==> flow/design.v <==
`timescale 10 ns / 1 ns
module alu(
	input  [32 - 1:0]  A,
	input  [32 - 1:0]  B,
	input  [              2:0]  ALUop,
	output                      Overflow,
	output                      CarryOut,
	output                      Zero,
	output [32 - 1:0]  Result
);
	wire CarryIn = (ALUop[2]==1'b1||ALUop[1:0]==2'b11);								 
	wire [32 :0] A_Extended = {A[32 - 1],A};	 
	wire [32 :0] B_Extended = {B[32 - 1],B};
	wire [32 :0] B_Convert = (ALUop[2]==1'b1||ALUop[1:0]==2'b11)? ~B_Extended : B_Extended; 
	wire [32 + 1:0] C = A_Extended+B_Convert+CarryIn;	 
	wire [32 - 1:0] Less;
	assign Result=({32{ALUop==3'b000}}&(A&B))
				|({32{ALUop==3'b001}}&(A|B))
				|({32{ALUop==3'b100}}&(A^B))
				|({32{ALUop==3'b101}}&~(A|B))
				|({32{ALUop[1:0]==2'b10}}&(C[32 - 1:0]))
				|({32{ALUop[1:0]==2'b11}}&(Less));
	assign Zero=(Result==32'b0);
	assign CarryOut=(ALUop[2]||ALUop[1:0])^C[32+1];
	assign Overflow=C[32]^C[32-1];				 
	assign Less={{(32-1){1'b0}},(ALUop[2]&&C[32])||((~ALUop[2])&&CarryOut)};
endmodule
`timescale 10 ns / 1 ns
module shifter (
	input  [32 - 1:0] A,
	input  [              4:0] B,
	input  [              1:0] Shiftop,
	output [32 - 1:0] Result
);
	localparam Left_logical     = 2'b00;
	localparam Right_logical    = 2'b10;
	localparam Right_arthimetic = 2'b11;
	wire   [2*32-1:0] extended_data = {{32{A[32-1]}},A};
	assign Result = {32{Shiftop==Left_logical}} & (A<<B) |
	                {32{Shiftop==Right_logical}} & (A>>B) |
					{32{Shiftop==Right_arthimetic}} & extended_data[{1'b0,B}+:32];
endmodule
`timescale 10 ns / 1 ns
module reg_file(
	input                       clk,
	input  [5 - 1:0]  waddr,
	input  [5 - 1:0]  raddr1,
	input  [5 - 1:0]  raddr2,
	input                       wen,
	input  [32 - 1:0]  wdata,
	output [32 - 1:0]  rdata1,
	output [32 - 1:0]  rdata2
);
	reg [32-1:0] rf [31:0];
	always @(posedge clk)
	begin
		if(wen==1'b1 && waddr!=5'b0) 
		rf [waddr]<= wdata; 
	end
	assign rdata1=(raddr1==0)?0:rf[raddr1];
	assign rdata2=(raddr2==0)?0:rf[raddr2]; 
endmodule
`timescale 10ns / 1ns
module custom_cpu(
	input         clk,
	input         rst,
	output [31:0] PC,
	output        Inst_Req_Valid,
	input         Inst_Req_Ready,
	input  [31:0] Instruction,
	input         Inst_Valid,
	output        Inst_Ready,
	output [31:0] Address,
	output        MemWrite,
	output [31:0] Write_data,
	output [ 3:0] Write_strb,
	output        MemRead,
	input         Mem_Req_Ready,
	input  [31:0] Read_data,
	input         Read_data_Valid,
	output        Read_data_Ready,
	output [31:0] cpu_perf_cnt_0,
	output [31:0] cpu_perf_cnt_1,
	output [31:0] cpu_perf_cnt_2
);
	wire [31:0] opnumber_1, opnumber_2;
	wire [ 2:0] ALUop;
	wire overflow,carryout,zero;
	wire [31:0] result_1;
	wire [31:0] shift_data;
	wire [ 4:0] shift_amount;
	wire [ 1:0] shiftop;
	wire [31:0] result_2;
	wire [ 4:0] RF_raddr1;
	wire [ 4:0] RF_raddr2;
	wire [31:0] RF_rdata1, RF_rdata2;
	wire	    RF_wen;
	wire [ 4:0] RF_waddr;
	wire [31:0]	RF_wdata;
	alu alu_u0(opnumber_1,opnumber_2,ALUop,overflow,carryout,zero,result_1); 
	shifter shifter_u0(shift_data,shift_amount,shiftop,result_2); 
	reg_file reg_file_u0(clk,RF_waddr,RF_raddr1,RF_raddr2,RF_wen,RF_wdata,RF_rdata1,RF_rdata2); 
	reg  [31:0] IR;  
	reg  [31:0] MDR;  
	reg  [31:0] PC_reg;  
	reg  [31:0] PC_next_reg;  
	reg  [31:0] ALUout;  
	wire [ 6:0] opcode      = IR[ 6: 0];
	wire [ 4:0] rd          = IR[11: 7];
	wire [ 2:0] funct3      = IR[14:12];
	wire [ 4:0] rs1         = IR[19:15];
	wire [ 4:0] rs2         = IR[24:20];
	wire [ 6:0] funct7      = IR[31:25];
	wire [11:0] I_immediate = IR[31:20];
	wire [11:0] S_immediate = {IR[31:25],IR[11:7]};
	wire [12:0] B_immediate = {IR[31],IR[7],IR[30:25],IR[11:8],1'b0};
	wire [31:0] U_immediate = {IR[31:12],12'b0};
	wire [20:0] J_immediate = {IR[31],IR[19:12],IR[20],IR[30:21],1'b0};
	wire R_type            = opcode[5] && opcode[4] && ~opcode[2];
	wire I_type            = ~opcode[5] && opcode[4] && ~opcode[2];
	wire R_calculate       = R_type && ~R_shift && ~multiply;
	wire R_shift           = R_type && (funct3[1:0]==2'b01);
	wire multiply          = R_type && (funct7[0]);
	wire I_calculate       = I_type && ~I_shift;
	wire I_shift           = I_type && (funct3[1:0]==2'b01);
	wire calculate         = R_calculate || I_calculate;
	wire shift             = R_shift || I_shift;
	wire jump              = opcode[6] && opcode[2];
	wire branch            = opcode[6] && ~opcode[2];
	wire load              = ~opcode[5] && ~opcode[4];
	wire store             = ~opcode[6] && opcode[5] && ~opcode[4];
	wire load_imm          = ~opcode[6] && opcode[2];
	wire jal               = jump && opcode[3];
	wire jalr              = jump && ~opcode[3];
	wire [2:0] ALUsrc_state = {(current_state[3:1]==3'b000), current_state[3],current_state[2]||current_state[1]};  
	wire [1:0] ALUsrcA      = {jalr,load_imm};
	wire [2:0] ALUsrcB1     = {branch,jal,jalr};
	wire [3:0] ALUsrcB2     = {load_imm,branch || R_calculate || multiply,load || I_calculate,store};
	localparam INIT      = 9'b000000001,  
			   IF        = 9'b000000010,  
			   IW        = 9'b000000100,  
			   ID        = 9'b000001000,  
			   EX        = 9'b000010000,  
			   STORE     = 9'b000100000,  
			   LOAD      = 9'b001000000,  
			   RDW       = 9'b010000000,  
			   WB        = 9'b100000000;  
	reg [8:0] current_state;
	reg [8:0] next_state;
	always @(posedge clk)begin
		if(rst==1'b1)
			current_state <= INIT;
		else
			current_state <= next_state;
	end
	always @(*)begin
		if(rst==1'b1)
			next_state = INIT;
		else begin
			case(current_state)
			INIT: 
				next_state = IF;  
			IF:   begin
				if(Inst_Req_Ready==1'b1)  
					next_state = IW;
				else
					next_state = IF;
			end
			IW:   begin
				if(Inst_Valid==1'b1)  
					next_state = ID;
				else
					next_state = IW;
			end
			ID:   
				next_state = EX;  
			EX:   begin
				if(branch)
					next_state = IF;
				else if(calculate||shift||jump||load_imm||multiply)
					next_state = WB;
				else if(store)
					next_state = STORE;
				else if(load)
					next_state = LOAD;
				else
					next_state = EX;
			end
			STORE:begin
				if(Mem_Req_Ready==1'b1)  
					next_state = IF;
				else
					next_state = STORE;
			end
			LOAD: begin
				if(Mem_Req_Ready==1'b1)  
					next_state = RDW;
				else
					next_state = LOAD;
			end
			RDW:  begin
				if(Read_data_Valid==1'b1)  
					next_state = WB;
				else
					next_state = RDW;
			end
			WB:
				next_state = IF;
			default:
				next_state = INIT;
			endcase
		end
	end
	always @(posedge clk)begin
		if(current_state==INIT)  
			PC_next_reg <= 32'b0;
		else if(current_state==IF || current_state==IW)  
			PC_next_reg <= ALUout;
	end
	wire [2:0] branch_type = {funct3[2:1]==2'b00,funct3[2:1]==2'b10,funct3[2:1]==2'b11};
	wire branch_condition = branch_type[2] && (funct3[0]^zero) ||
							branch_type[1] && (funct3[0]^result_1[0]) ||
							branch_type[0] && (funct3[0]^carryout);  
	always @(posedge clk)begin
		if(current_state==INIT)
			PC_reg <= 32'b0;
		else if(current_state==ID && ~jump && ~branch && ~load_imm)
			PC_reg <= PC_next_reg;
		else if(current_state==EX)begin
			if(branch && branch_condition)
				PC_reg <= ALUout;
			else if(branch && ~branch_condition)
				PC_reg <= PC_next_reg;
			else if(jump)
				PC_reg <= ALUout;
			else if(load_imm)
				PC_reg <= PC_next_reg;
		end
	end
	always @(posedge clk)begin
		if(current_state[2] && Inst_Valid)
			IR <= Instruction;
	end
	always @(posedge clk)begin
		if(current_state[7] && Read_data_Valid)
			MDR <= Read_data;
	end
	always @(posedge clk)begin
		ALUout <= result_1;
	end
	assign PC = PC_reg;
	assign RF_raddr1       = rs1;
	assign RF_raddr2       = rs2;
	wire   write_condition = calculate||shift||load||load_imm||jump||multiply;
	assign RF_wen          = (current_state == WB)&&(write_condition);
	assign RF_waddr        = rd;
	wire [31:0] calculate_wdata = {32{calculate}} & ALUout;
	wire [31:0] shift_wdata     = {32{shift}} & result_2;
	wire [63:0] full_multiply_result = RF_rdata1*RF_rdata2;
	wire [31:0] multiply_wdata  = {32{multiply}} & full_multiply_result[31:0];
	wire [31:0] jump_wdata      = {32{jump}} & PC_next_reg;
	wire [31:0] load_imm_wdata  = {32{load_imm}} & (opcode[5]? U_immediate:ALUout);
	wire [31:0] load_wdata; 
	wire [ 7:0] target_byte     = MDR[{ALUout[1:0],3'b0}+:8];
	wire [15:0] target_halfword = MDR[{ALUout[1:0],3'b0}+:16];
	wire [31:0] zeroextended_target_byte = {{24{1'b0}},target_byte};
	wire [31:0] zeroextended_target_halfword = {{16{1'b0}},target_halfword};
	wire [31:0] signextended_target_byte = {{24{target_byte[7]}},target_byte};
	wire [31:0] signextended_target_halfword = {{16{target_halfword[15]}},target_halfword};
	assign load_wdata           = {32{load}} &
								  {{32{(funct3==3'b000)}} & signextended_target_byte |
	                               {32{(funct3==3'b001)}} & signextended_target_halfword |
								   {32{(funct3==3'b010)}} & MDR |
								   {32{(funct3==3'b100)}} & zeroextended_target_byte |
								   {32{(funct3==3'b101)}} & zeroextended_target_halfword};
	assign RF_wdata             = load_wdata | calculate_wdata | shift_wdata | multiply_wdata |jump_wdata | load_imm_wdata;
	assign opnumber_1               = {32{ALUsrc_state[0]}} & PC_reg |
									  {32{ALUsrc_state[1]}} & (ALUsrcA[1]? RF_rdata1:PC_reg) |
									  {32{ALUsrc_state[2]}} & (ALUsrcA[0]? PC_reg:RF_rdata1);
	wire [31:0] signextended_Iimm   = {{20{I_immediate[11]}},I_immediate};
	wire [31:0] signextended_Jimm   = {{11{J_immediate[20]}},J_immediate};
	wire [31:0] signextended_Bimm   = {{19{B_immediate[12]}},B_immediate};
	wire [31:0] signextended_Simm   = {{20{S_immediate[11]}},S_immediate};
	assign opnumber_2               = {32{ALUsrc_state[0]}} & 32'b100 |
									  {32{ALUsrc_state[1]}} & {
										{32{ALUsrcB1[0]}} & signextended_Iimm |
										{32{ALUsrcB1[1]}} & signextended_Jimm |
										{32{ALUsrcB1[2]}} & signextended_Bimm } |
									  {32{ALUsrc_state[2]}} & {
										{32{ALUsrcB2[0]}} & signextended_Simm |
										{32{ALUsrcB2[1]}} & signextended_Iimm |
										{32{ALUsrcB2[2]}} & RF_rdata2 |
										{32{ALUsrcB2[3]}} & U_immediate};
	wire ADD_type              = (funct3==3'b000);
	wire AND_type              = funct3[2];
	wire SLT_type              = (funct3[2:1]==2'b01);
	wire [2:0] AND_op          = {~funct3[1],1'b0,funct3[1:0]==2'b10};
	wire [2:0] SLT_op          = {~funct3[0],2'b11};
	wire [2:0] ALUop_Rcal      = {3{R_calculate}} &
							     {{3{ADD_type}} & {funct7[5],2'b10} |
	                              {3{AND_type}} & AND_op |
							      {3{SLT_type}} & SLT_op};
	wire [2:0] ALUop_Ical      = {3{I_calculate}} &
								 {{3{ADD_type}} & {3'b010} |
								  {3{AND_type}} & AND_op |
								  {3{SLT_type}} & SLT_op};
	wire [2:0] ALUop_branch    = {3{branch}} &
								 {{3{~funct3[2]}} & 3'b110 |
								  {3{funct3[2:1]==2'b10}} & 3'b111 |
								  {3{funct3[1]}} & 3'b011};
	assign ALUop               = {3{ALUsrc_state[0] || ALUsrc_state[1]}} & {3'b010} |
								 {3{ALUsrc_state[2]}} & {
									{3{jump||load||store||load_imm}} & {3'b010} |
									ALUop_branch | ALUop_Rcal | ALUop_Ical
								 };
	assign shift_data   = shift? RF_rdata1 : RF_rdata2;
	assign shift_amount = {5{R_shift}} & RF_rdata2[4:0] |
						  {5{I_shift}} & I_immediate[4:0] |
						  {5{store}} & {ALUout[1:0],3'b000};
	assign shiftop      = {2{shift}} & {funct3[2],funct7[5]} |
						  {2{store}} & {2'b00};
	assign Inst_Req_Valid = current_state[1];
	assign Inst_Ready     = current_state[0] | current_state[2];
	assign Read_data_Ready= current_state[0] | current_state[7];
	assign MemRead        = current_state[6];
	assign MemWrite       = current_state[5];
	assign Address        = {32{current_state[1]}} & PC_reg |
						    {32{current_state[5] || current_state[6]}} & {ALUout[31:2],{2'b0}};
	assign Write_data     = result_2;
	wire [3:0] sb_strb    = {4{funct3[1:0]==2'b00}} & {ALUout[1:0]==2'b11,ALUout[1:0]==2'b10,ALUout[1:0]==2'b01,ALUout[1:0]==2'b00};
	wire [3:0] sh_strb    = {4{funct3[0]}} & {{2{ALUout[1]}},{2{~ALUout[1]}}};
	wire [3:0] sw_strb    = {4{funct3[1]}} & {4'b1111};
	assign Write_strb     = {4{store}} & (sb_strb | sh_strb | sw_strb);
	reg [31:0] cycle_cnt;
	always @(posedge clk)begin
		if(rst==1'b1)
			cycle_cnt <= 32'b0;
		else
			cycle_cnt <= cycle_cnt+32'b1;
	end
	assign cpu_perf_cnt_0 = cycle_cnt;
	reg [31:0] mem_cycle_cnt;
	always @(posedge clk)begin
		if(rst==1'b1)
			mem_cycle_cnt <= 32'b0;
		else if((current_state[6] || current_state[5]) && Mem_Req_Ready)  
			mem_cycle_cnt <= mem_cycle_cnt+32'b1;
	end
	assign cpu_perf_cnt_1 = mem_cycle_cnt;
	reg [31:0] inst_cycle_cnt;
	always @(posedge clk)begin
		if(rst==1'b1)
			inst_cycle_cnt <= 32'b0;
		else if(current_state[1] && Inst_Req_Ready)  
			inst_cycle_cnt <= inst_cycle_cnt+32'b1;
	end
	assign cpu_perf_cnt_2 = inst_cycle_cnt;
endmodule
# Tool chain data of custom_cpu
# Each step is given for the RTL above and for the edited RTL.
# "orig" refers to lines of the RTL above, "edited" to lines of the edited file.
# "delta" is "edited" less "orig", of the values as shown.
# Operators carry their Yosys type and port widths (W data, S select, Z words).
# The mark n/a stands for no value.
[setup]
design = "custom_cpu"
clock_port = "clk"
lib = "sky130hd"
corner = "tt_025C_1v80"

# Diff
# The edit as a unified diff against the file above.
# A script made this edit. It changes what the design does and was not meant as an optimisation.
# begin of diff
@@ -98,5 +98,8 @@
 	wire [ 4:0] RF_waddr;
 	wire [31:0]	RF_wdata;
-	alu alu_u0(opnumber_1,opnumber_2,ALUop,overflow,carryout,zero,result_1); 
+	assign overflow = 0;
+	assign carryout = 0;
+	assign zero = 0;
+	assign result_1 = opnumber_1; 
 	shifter shifter_u0(shift_data,shift_amount,shiftop,result_2); 
 	reg_file reg_file_u0(clk,RF_waddr,RF_raddr1,RF_raddr2,RF_wen,RF_wdata,RF_rdata1,RF_rdata2); 
# end of diff

# Elaborated design
# Source: Yosys, flattened and elaborated, memories not mapped. Widths are those after wreduce. Print and check cells do not count.
# Memory sizes are those after Yosys's memory passes, which may raise the word count (mostly to a power of two), join words into wider ones and drop unused or constant bits.
[word_totals]
columns = ["item", "orig", "edited", "delta"]
rows = [
  ["input_bits", 70, 70, 0],
  ["out_inout_bits", 201, 201, 0],
  ["regBits", 265, 265, 0],
  ["clocked_rd_ports_x_width", 64, 64, 0],
  ["mem_count", 1, 1, 0],
  ["mem_bits_rw", 1024, 1024, 0],
]
[op_classes]
columns = ["item", "orig", "edited", "delta"]
rows = [
  ["multipliers", 1, 1, 0],
  ["n_addsub", 5, 3, -2],
  ["n_mux", 28, 27, -1],
  ["eq_ne", 28, 21, -7],
  ["shift", 5, 5, 0],
  ["n_logic", 116, 60, -56],
  ["reduce_logical", 74, 59, -15],
]
[memory_table]
columns = ["item", "orig", "edited"]
rows = [
  ["mem_shapes", "reg_file_u0.rf 32 x 32 bit 2R1W", "reg_file_u0.rf 32 x 32 bit 2R1W"],
]
[op_table]
columns = ["operator", "orig", "edited", "delta"]
rows = [
  ["$and A32 B32 Y32", 32, 17, -15],
  ["$or A32 B32 Y32", 26, 14, -12],
  ["$logic_or A1 B1 Y1", 24, 15, -9],
  ["$and A3 B3 Y3", 7, 0, -7],
  ["$or A3 B3 Y3", 6, 0, -6],
  ["$not A1 Y1", 17, 13, -4],
  ["$logic_and A1 B1 Y1", 34, 31, -3],
  ["$eq A2 B2 Y1 const B", 9, 6, -3],
  ["$xor A1 B1 Y1", 4, 1, -3],
  ["$or A2 B3 Y3", 3, 0, -3],
  ["$eq A3 B3 Y1 const B", 4, 2, -2],
  ["$eq A2 B1 Y1 const B", 3, 2, -1],
  ["$logic_not A3 Y1", 3, 2, -1],
  ["$eq A3 B1 Y1 const B", 2, 1, -1],
  ["$add A33 B33 Y34", 1, 0, -1],
  ["$add A34 B1 Y34", 1, 0, -1],
  ["$and A32 B1 Y32", 1, 0, -1],
  ["$logic_not A32 Y1", 1, 0, -1],
  ["$logic_or A1 B2 Y1", 1, 0, -1],
  ["$mux W33", 1, 0, -1],
  ["$not A32 Y32", 1, 0, -1],
  ["$not A33 Y33", 1, 0, -1],
  ["$or A3 B2 Y3", 1, 0, -1],
  ["$or A3 B32 Y32", 1, 0, -1],
  ["$xor A32 B32 Y32", 1, 0, -1],
  ["$mux W32", 13, 13, 0],
  ["$logic_not A2 Y1", 4, 4, 0],
  ["$add A32 B1 Y32 const B", 3, 3, 0],
]
# Not every row of either side is listed.

# Logic depth
# Depth = most cells in a row (Yosys ltp): at word level without a register or memory, in the mapped netlist without a sequential cell, where the memories' decode and read muxes count.
[depth]
columns = ["item", "orig", "edited", "delta"]
rows = [
  ["depth_word", 33, 17, -16],
  ["ABC_AREA", "0", "0", "n/a"],
  ["ltp_mapped", 39, 42, 3],
  ["depth_no_buf", 33, 33, 0],
]

# Netlist
# The flow's flattened synthesis, as Yosys stat reports it; memories are mapped. The netlist is that of the ABC_AREA named above (0 if unset); the other value can give another one.
[by_type]
columns = ["cell", "orig", "edited", "delta"]
rows = [
  ["sky130_fd_sc_hd__mux4_2", 633, 478, -155],
  ["sky130_fd_sc_hd__clkbuf_1", 331, 222, -109],
  ["sky130_fd_sc_hd__ha_1", 221, 126, -95],
  ["sky130_fd_sc_hd__inv_1", 569, 487, -82],
  ["sky130_fd_sc_hd__mux2i_1", 207, 276, 69],
  ["sky130_fd_sc_hd__a21oi_1", 251, 191, -60],
  ["sky130_fd_sc_hd__xnor2_1", 123, 70, -53],
  ["sky130_fd_sc_hd__nand2b_1", 96, 44, -52],
  ["sky130_fd_sc_hd__nor2_1", 635, 588, -47],
  ["sky130_fd_sc_hd__nor2b_1", 83, 40, -43],
  ["sky130_fd_sc_hd__buf_6", 3, 42, 39],
  ["sky130_fd_sc_hd__a211oi_1", 70, 107, 37],
  ["sky130_fd_sc_hd__mux4_1", 1, 37, 36],
  ["sky130_fd_sc_hd__a22oi_1", 29, 62, 33],
  ["sky130_fd_sc_hd__buf_4", 14, 47, 33],
  ["sky130_fd_sc_hd__buf_1", 55, 23, -32],
  ["sky130_fd_sc_hd__nand2_1", 527, 497, -30],
  ["sky130_fd_sc_hd__o221a_1", 30, 0, -30],
]
# Not every row of either side is listed.
[mapped]
columns = ["item", "orig", "edited", "delta"]
rows = [
  ["mapped_cells", 6787, 6258, -529],
  ["yosys_area_um2", 85180.4, 81086.5, -4093.9],
  ["flip_flops", 1297, 1297, 0],
]
# By module: a second synthesis without flattening, with its own total; a netlist apart from the flattened one above.
[hier_totals]
columns = ["item", "orig", "edited", "delta"]
rows = [
  ["cells_unflattened", 6756, 6024, -732],
  ["hier_area_um2", 84760.0, 79333.6, -5426.4],
]
# Rows give one instance, submodules left out.
[by_module_orig]
columns = ["mod", "instances", "cells", "area_um2", "seq_area_um2"]
rows = [
  ["reg_file", 1, 2400, 47013.8, 30749.5],
  ["custom_cpu", 1, 3224, 29057.9, 5885.6],
  ["alu", 1, 653, 4673.2, 0.0],
  ["shifter", 1, 479, 4015.1, 0.0],
]
[by_module_edited]
columns = ["mod", "instances", "cells", "area_um2", "seq_area_um2"]
rows = [
  ["reg_file", 1, 2400, 47013.8, 30749.5],
  ["custom_cpu", 1, 3145, 28304.6, 5885.6],
  ["shifter", 1, 479, 4015.1, 0.0],
]

# Worst setup path after synthesis
# OpenSTA on the mapped netlist: ideal clock, no wires. The path of least setup slack (recovery checks aside). Input and output delay are each 20% of the period. Register names are those of the netlist, which keeps one name where synthesis merged equal registers.
[synth_path]
columns = ["item", "orig", "edited", "delta"]
rows = [
  ["kind", "register to register", "register to register", "n/a"],
  ["start", "register (no name shown)", "register (no name shown)", "n/a"],
  ["end", "memory reg_file_u0.rf[0][29]", "memory reg_file_u0.rf[0][21]", "n/a"],
  ["path_delay_ps", 10920, 10053, -867],
  ["setup_time_ps", 454, 398, -56],
  ["n_path_buf", 6, 7, 1],
  ["t_arrival_ps", 10466, 9655, -811],
  ["launch_ps", 0, 0, 0],
  ["path_slack_ps", 80, 947, 867],
  ["required_time_ps", 10546, 10602, 56],
  ["tclk_ps", 11000, 11000, 0],
  ["stages", 38, 33, -5],
  ["period_less_setup_slack_ps", 10920, 10053, -867],
]
# "path_delay_ps" = arrival - input delay + setup time.
# "stages" counts driving pins, that of a launching flip-flop among them; a cell with two outputs on the path counts twice.
# "period_less_setup_slack_ps" is the clock period less the worst setup slack; recovery checks do not enter. This is arithmetic on one report: input and output delays are still those of the set period (20% each).
[synth_between_orig]
path_cell_list = "sky130_fd_sc_hd__dfxtp_1 > sky130_fd_sc_hd__buf_2 > sky130_fd_sc_hd__buf_2 > sky130_fd_sc_hd__buf_2 > sky130_fd_sc_hd__mux4_2 > sky130_fd_sc_hd__mux4_2 > sky130_fd_sc_hd__mux2i_1 > sky130_fd_sc_hd__or2_2 > sky130_fd_sc_hd__clkbuf_1 > sky130_fd_sc_hd__clkbuf_1 > sky130_fd_sc_hd__clkbuf_1 > sky130_fd_sc_hd__nor2_1 > sky130_fd_sc_hd__fa_1 > sky130_fd_sc_hd__inv_1 > sky130_fd_sc_hd__fa_1 > sky130_fd_sc_hd__inv_1 > sky130_fd_sc_hd__fa_1 > sky130_fd_sc_hd__inv_1 > [2 not listed] > sky130_fd_sc_hd__ha_1 > sky130_fd_sc_hd__ha_1 > sky130_fd_sc_hd__fa_1 > sky130_fd_sc_hd__inv_1 > sky130_fd_sc_hd__fa_1 > sky130_fd_sc_hd__inv_1 > sky130_fd_sc_hd__ha_1 > sky130_fd_sc_hd__and3_1 > sky130_fd_sc_hd__a221oi_1 > sky130_fd_sc_hd__o21bai_1 > sky130_fd_sc_hd__a41o_1 > sky130_fd_sc_hd__o311ai_0 > sky130_fd_sc_hd__nand4_1 > sky130_fd_sc_hd__a41oi_1 > sky130_fd_sc_hd__o21ai_0 > sky130_fd_sc_hd__a31oi_1 > sky130_fd_sc_hd__xnor2_1 > sky130_fd_sc_hd__o21ai_0"
[synth_lines_orig]
columns = ["item", "line", "text"]
rows = [
  ["to (decl)", 54, "reg [32-1:0] rf [31:0];"],
]
# orig: Chain of elaborated cells between the ends: none given.
[synth_between_edited]
path_cell_list = "sky130_fd_sc_hd__dfxtp_1 > sky130_fd_sc_hd__buf_4 > sky130_fd_sc_hd__buf_4 > sky130_fd_sc_hd__buf_6 > sky130_fd_sc_hd__buf_4 > sky130_fd_sc_hd__buf_1 > sky130_fd_sc_hd__mux4_2 > sky130_fd_sc_hd__mux4_2 > sky130_fd_sc_hd__a22oi_1 > sky130_fd_sc_hd__clkbuf_1 > sky130_fd_sc_hd__buf_1 > sky130_fd_sc_hd__nor2_1 > sky130_fd_sc_hd__fa_1 > sky130_fd_sc_hd__fa_1 > sky130_fd_sc_hd__fa_1 > sky130_fd_sc_hd__inv_1 > sky130_fd_sc_hd__fa_1 > sky130_fd_sc_hd__inv_1 > sky130_fd_sc_hd__fa_1 > sky130_fd_sc_hd__inv_1 > sky130_fd_sc_hd__fa_1 > sky130_fd_sc_hd__inv_1 > sky130_fd_sc_hd__fa_1 > sky130_fd_sc_hd__fa_1 > sky130_fd_sc_hd__ha_1 > sky130_fd_sc_hd__or4_1 > sky130_fd_sc_hd__o221a_2 > sky130_fd_sc_hd__o21ai_0 > sky130_fd_sc_hd__nand2b_1 > sky130_fd_sc_hd__xnor2_1 > sky130_fd_sc_hd__a21oi_1 > sky130_fd_sc_hd__and2_1 > sky130_fd_sc_hd__a31oi_1"
[synth_lines_edited]
columns = ["item", "line", "text"]
rows = [
  ["to (decl)", 54, "reg [32-1:0] rf [31:0];"],
]
# edited: Chain of elaborated cells between the ends: none given.

# Worst path after layout
# Path of least setup slack in the final report of each run of pair 1 (OpenROAD, finished layout, wires in). Where an end is a register, its clock arrival counts in the times.
# The report prints the path's times to 10 ps; the period is as set.
[layout_path]
columns = ["item", "orig", "edited", "delta"]
rows = [
  ["kind", "register to register", "register to register", "n/a"],
  ["start", "register (no name shown)", "register (no name shown)", "n/a"],
  ["end", "memory reg_file_u0.rf[15][30]", "memory reg_file_u0.rf[15][29]", "n/a"],
  ["n_path_buf", 6, 4, -2],
  ["tclk_ps", 11000, 11000, 0],
  ["t_arrival_ps", 11140, 11100, -40],
  ["launch_ps", 780, 800, 20],
  ["path_slack_ps", 470, 430, -40],
  ["required_time_ps", 11610, 11530, -80],
  ["setup_time_ps", 160, 250, 90],
  ["stages", 33, 34, 1],
]
[layout_between_orig]
path_cell_list = "sky130_fd_sc_hd__dfxtp_4 > sky130_fd_sc_hd__buf_12 > sky130_fd_sc_hd__buf_12 > sky130_fd_sc_hd__buf_4 > sky130_fd_sc_hd__mux4_2 > sky130_fd_sc_hd__mux4_2 > sky130_fd_sc_hd__mux2i_1 > sky130_fd_sc_hd__or2_2 > sky130_fd_sc_hd__nor2_1 > sky130_fd_sc_hd__fa_1 > sky130_fd_sc_hd__inv_1 > sky130_fd_sc_hd__fa_1 > sky130_fd_sc_hd__inv_1 > sky130_fd_sc_hd__fa_1 > sky130_fd_sc_hd__inv_1 > sky130_fd_sc_hd__fa_1 > sky130_fd_sc_hd__inv_1 > sky130_fd_sc_hd__fa_1 > sky130_fd_sc_hd__fa_1 > sky130_fd_sc_hd__fa_1 > sky130_fd_sc_hd__fa_1 > sky130_fd_sc_hd__ha_1 > sky130_fd_sc_hd__or3_1 > sky130_fd_sc_hd__buf_4 > sky130_fd_sc_hd__nor3_1 > sky130_fd_sc_hd__a21oi_1 > sky130_fd_sc_hd__a41oi_1 > sky130_fd_sc_hd__a21oi_1 > sky130_fd_sc_hd__buf_4 > sky130_fd_sc_hd__a21oi_1 > sky130_fd_sc_hd__mux2i_1 > sky130_fd_sc_hd__or3_1 > sky130_fd_sc_hd__buf_12"
[layout_lines_orig]
columns = ["item", "line", "text"]
rows = [
  ["to (decl)", 54, "reg [32-1:0] rf [31:0];"],
]
# orig: Chain of elaborated cells between the ends: none given.
# Nets of the timed path that keep an RTL name, with a line that drives or declares them; the list need not be complete.
[layout_nets_orig]
columns = ["net", "line", "text"]
rows = [
  ["RF_wdata[30]", 276, "assign RF_wdata = load_wdata | calculate_wdata | shift_wdata | multiply_wdata |jump_wdata | load_imm_wdata;"],
]
[layout_between_edited]
path_cell_list = "sky130_fd_sc_hd__dfxtp_4 > sky130_fd_sc_hd__buf_12 > sky130_fd_sc_hd__mux4_2 > sky130_fd_sc_hd__mux2i_1 > sky130_fd_sc_hd__mux2_2 > sky130_fd_sc_hd__o21ai_1 > sky130_fd_sc_hd__nand3_1 > sky130_fd_sc_hd__fa_1 > sky130_fd_sc_hd__inv_1 > sky130_fd_sc_hd__fa_1 > sky130_fd_sc_hd__fa_1 > sky130_fd_sc_hd__inv_1 > sky130_fd_sc_hd__fa_1 > sky130_fd_sc_hd__inv_1 > sky130_fd_sc_hd__ha_1 > sky130_fd_sc_hd__ha_1 > sky130_fd_sc_hd__fa_1 > sky130_fd_sc_hd__inv_1 > sky130_fd_sc_hd__fa_1 > sky130_fd_sc_hd__inv_1 > sky130_fd_sc_hd__ha_1 > sky130_fd_sc_hd__o21a_1 > sky130_fd_sc_hd__o21ai_0 > sky130_fd_sc_hd__a21oi_1 > sky130_fd_sc_hd__or4_1 > sky130_fd_sc_hd__o221a_2 > sky130_fd_sc_hd__o21ai_0 > sky130_fd_sc_hd__o311ai_0 > sky130_fd_sc_hd__xnor2_1 > sky130_fd_sc_hd__buf_4 > sky130_fd_sc_hd__o221ai_1 > sky130_fd_sc_hd__buf_4 > sky130_fd_sc_hd__a21o_1 > sky130_fd_sc_hd__buf_12"
[layout_lines_edited]
columns = ["item", "line", "text"]
rows = [
  ["to (decl)", 54, "reg [32-1:0] rf [31:0];"],
]
# edited: Chain of elaborated cells between the ends: none given.
[layout_nets_edited]
columns = ["net", "line", "text"]
rows = [
  ["RF_wdata[29]", 279, "assign RF_wdata = load_wdata | calculate_wdata | shift_wdata | multiply_wdata |jump_wdata | load_imm_wdata;"],
]

# Layout results
# Runs of the flow (Yosys, OpenROAD) on both versions; the two runs of a pair have the same settings. The constraints put input and output delay at 20% of the set period each and load the outputs with 0.01 pF.
[settings_pair_1]
CORE_UTILIZATION = 40
period_ns = 11.0
CAP_MARGIN = 20
CORE_MARGIN = 2
SLEW_MARGIN = 20
[measured_pair_1]
columns = ["item", "orig", "edited", "delta"]
rows = [
  ["final_setup_tns_ps", 0, 0, 0],
  ["fin_power_w", 0.030226, 0.030332, 0.000106],
  ["die_footprint_um2", 216658.0, 206334.0, -10324.0],
  ["fin_ws_ps", 471, 430, -41],
  ["synthArea_um2", 85180.4, 81086.5, -4093.9],
  ["period_reached_ps", 10529, 10570, 41],
  ["finalUtil_pct", 46.3, 46.3, 0.0],
  ["layout_stdcell_area_um2", 98094.1, 93440.9, -4653.2],
  ["ws_hold_ps", 494, 462, -32],
]
[settings_pair_2]
ABC_AREA = 1
CELL_PAD_IN_SITES_DETAIL_PLACEMENT = 1
CELL_PAD_IN_SITES_GLOBAL_PLACEMENT = 3
CORE_ASPECT_RATIO = 0.52
CORE_UTILIZATION = 22
MAX_ROUTING_LAYER = "met4"
MIN_ROUTING_LAYER = "met1"
SLEW_MARGIN = 30
period_ns = 13.1
CAP_MARGIN = 20
CORE_MARGIN = 2
[measured_pair_2]
columns = ["item", "orig", "edited", "delta"]
rows = [
  ["final_setup_tns_ps", 0, 0, 0],
  ["fin_power_w", 0.018062, 0.019697, 0.001635],
  ["die_footprint_um2", 402081.0, 393873.0, -8208.0],
  ["fin_ws_ps", 1174, 1301, 127],
  ["synthArea_um2", 87286.2, 85492.0, -1794.2],
  ["period_reached_ps", 11926, 11799, -127],
  ["finalUtil_pct", 25.8, 25.7, -0.1],
  ["layout_stdcell_area_um2", 101880.0, 99774.4, -2105.6],
  ["ws_hold_ps", 449, 479, 30],
]
# "period_reached_ps": clock period set for the run, less the worst setup slack. It is reckoned from that one timing run; input and output delays stay at 20% of the period that was set.
# By "fin_power_w" is meant OpenSTA's value without simulated activity: inputs other than the clock are taken to toggle once in ten clock periods, and the tool carries that through the logic.
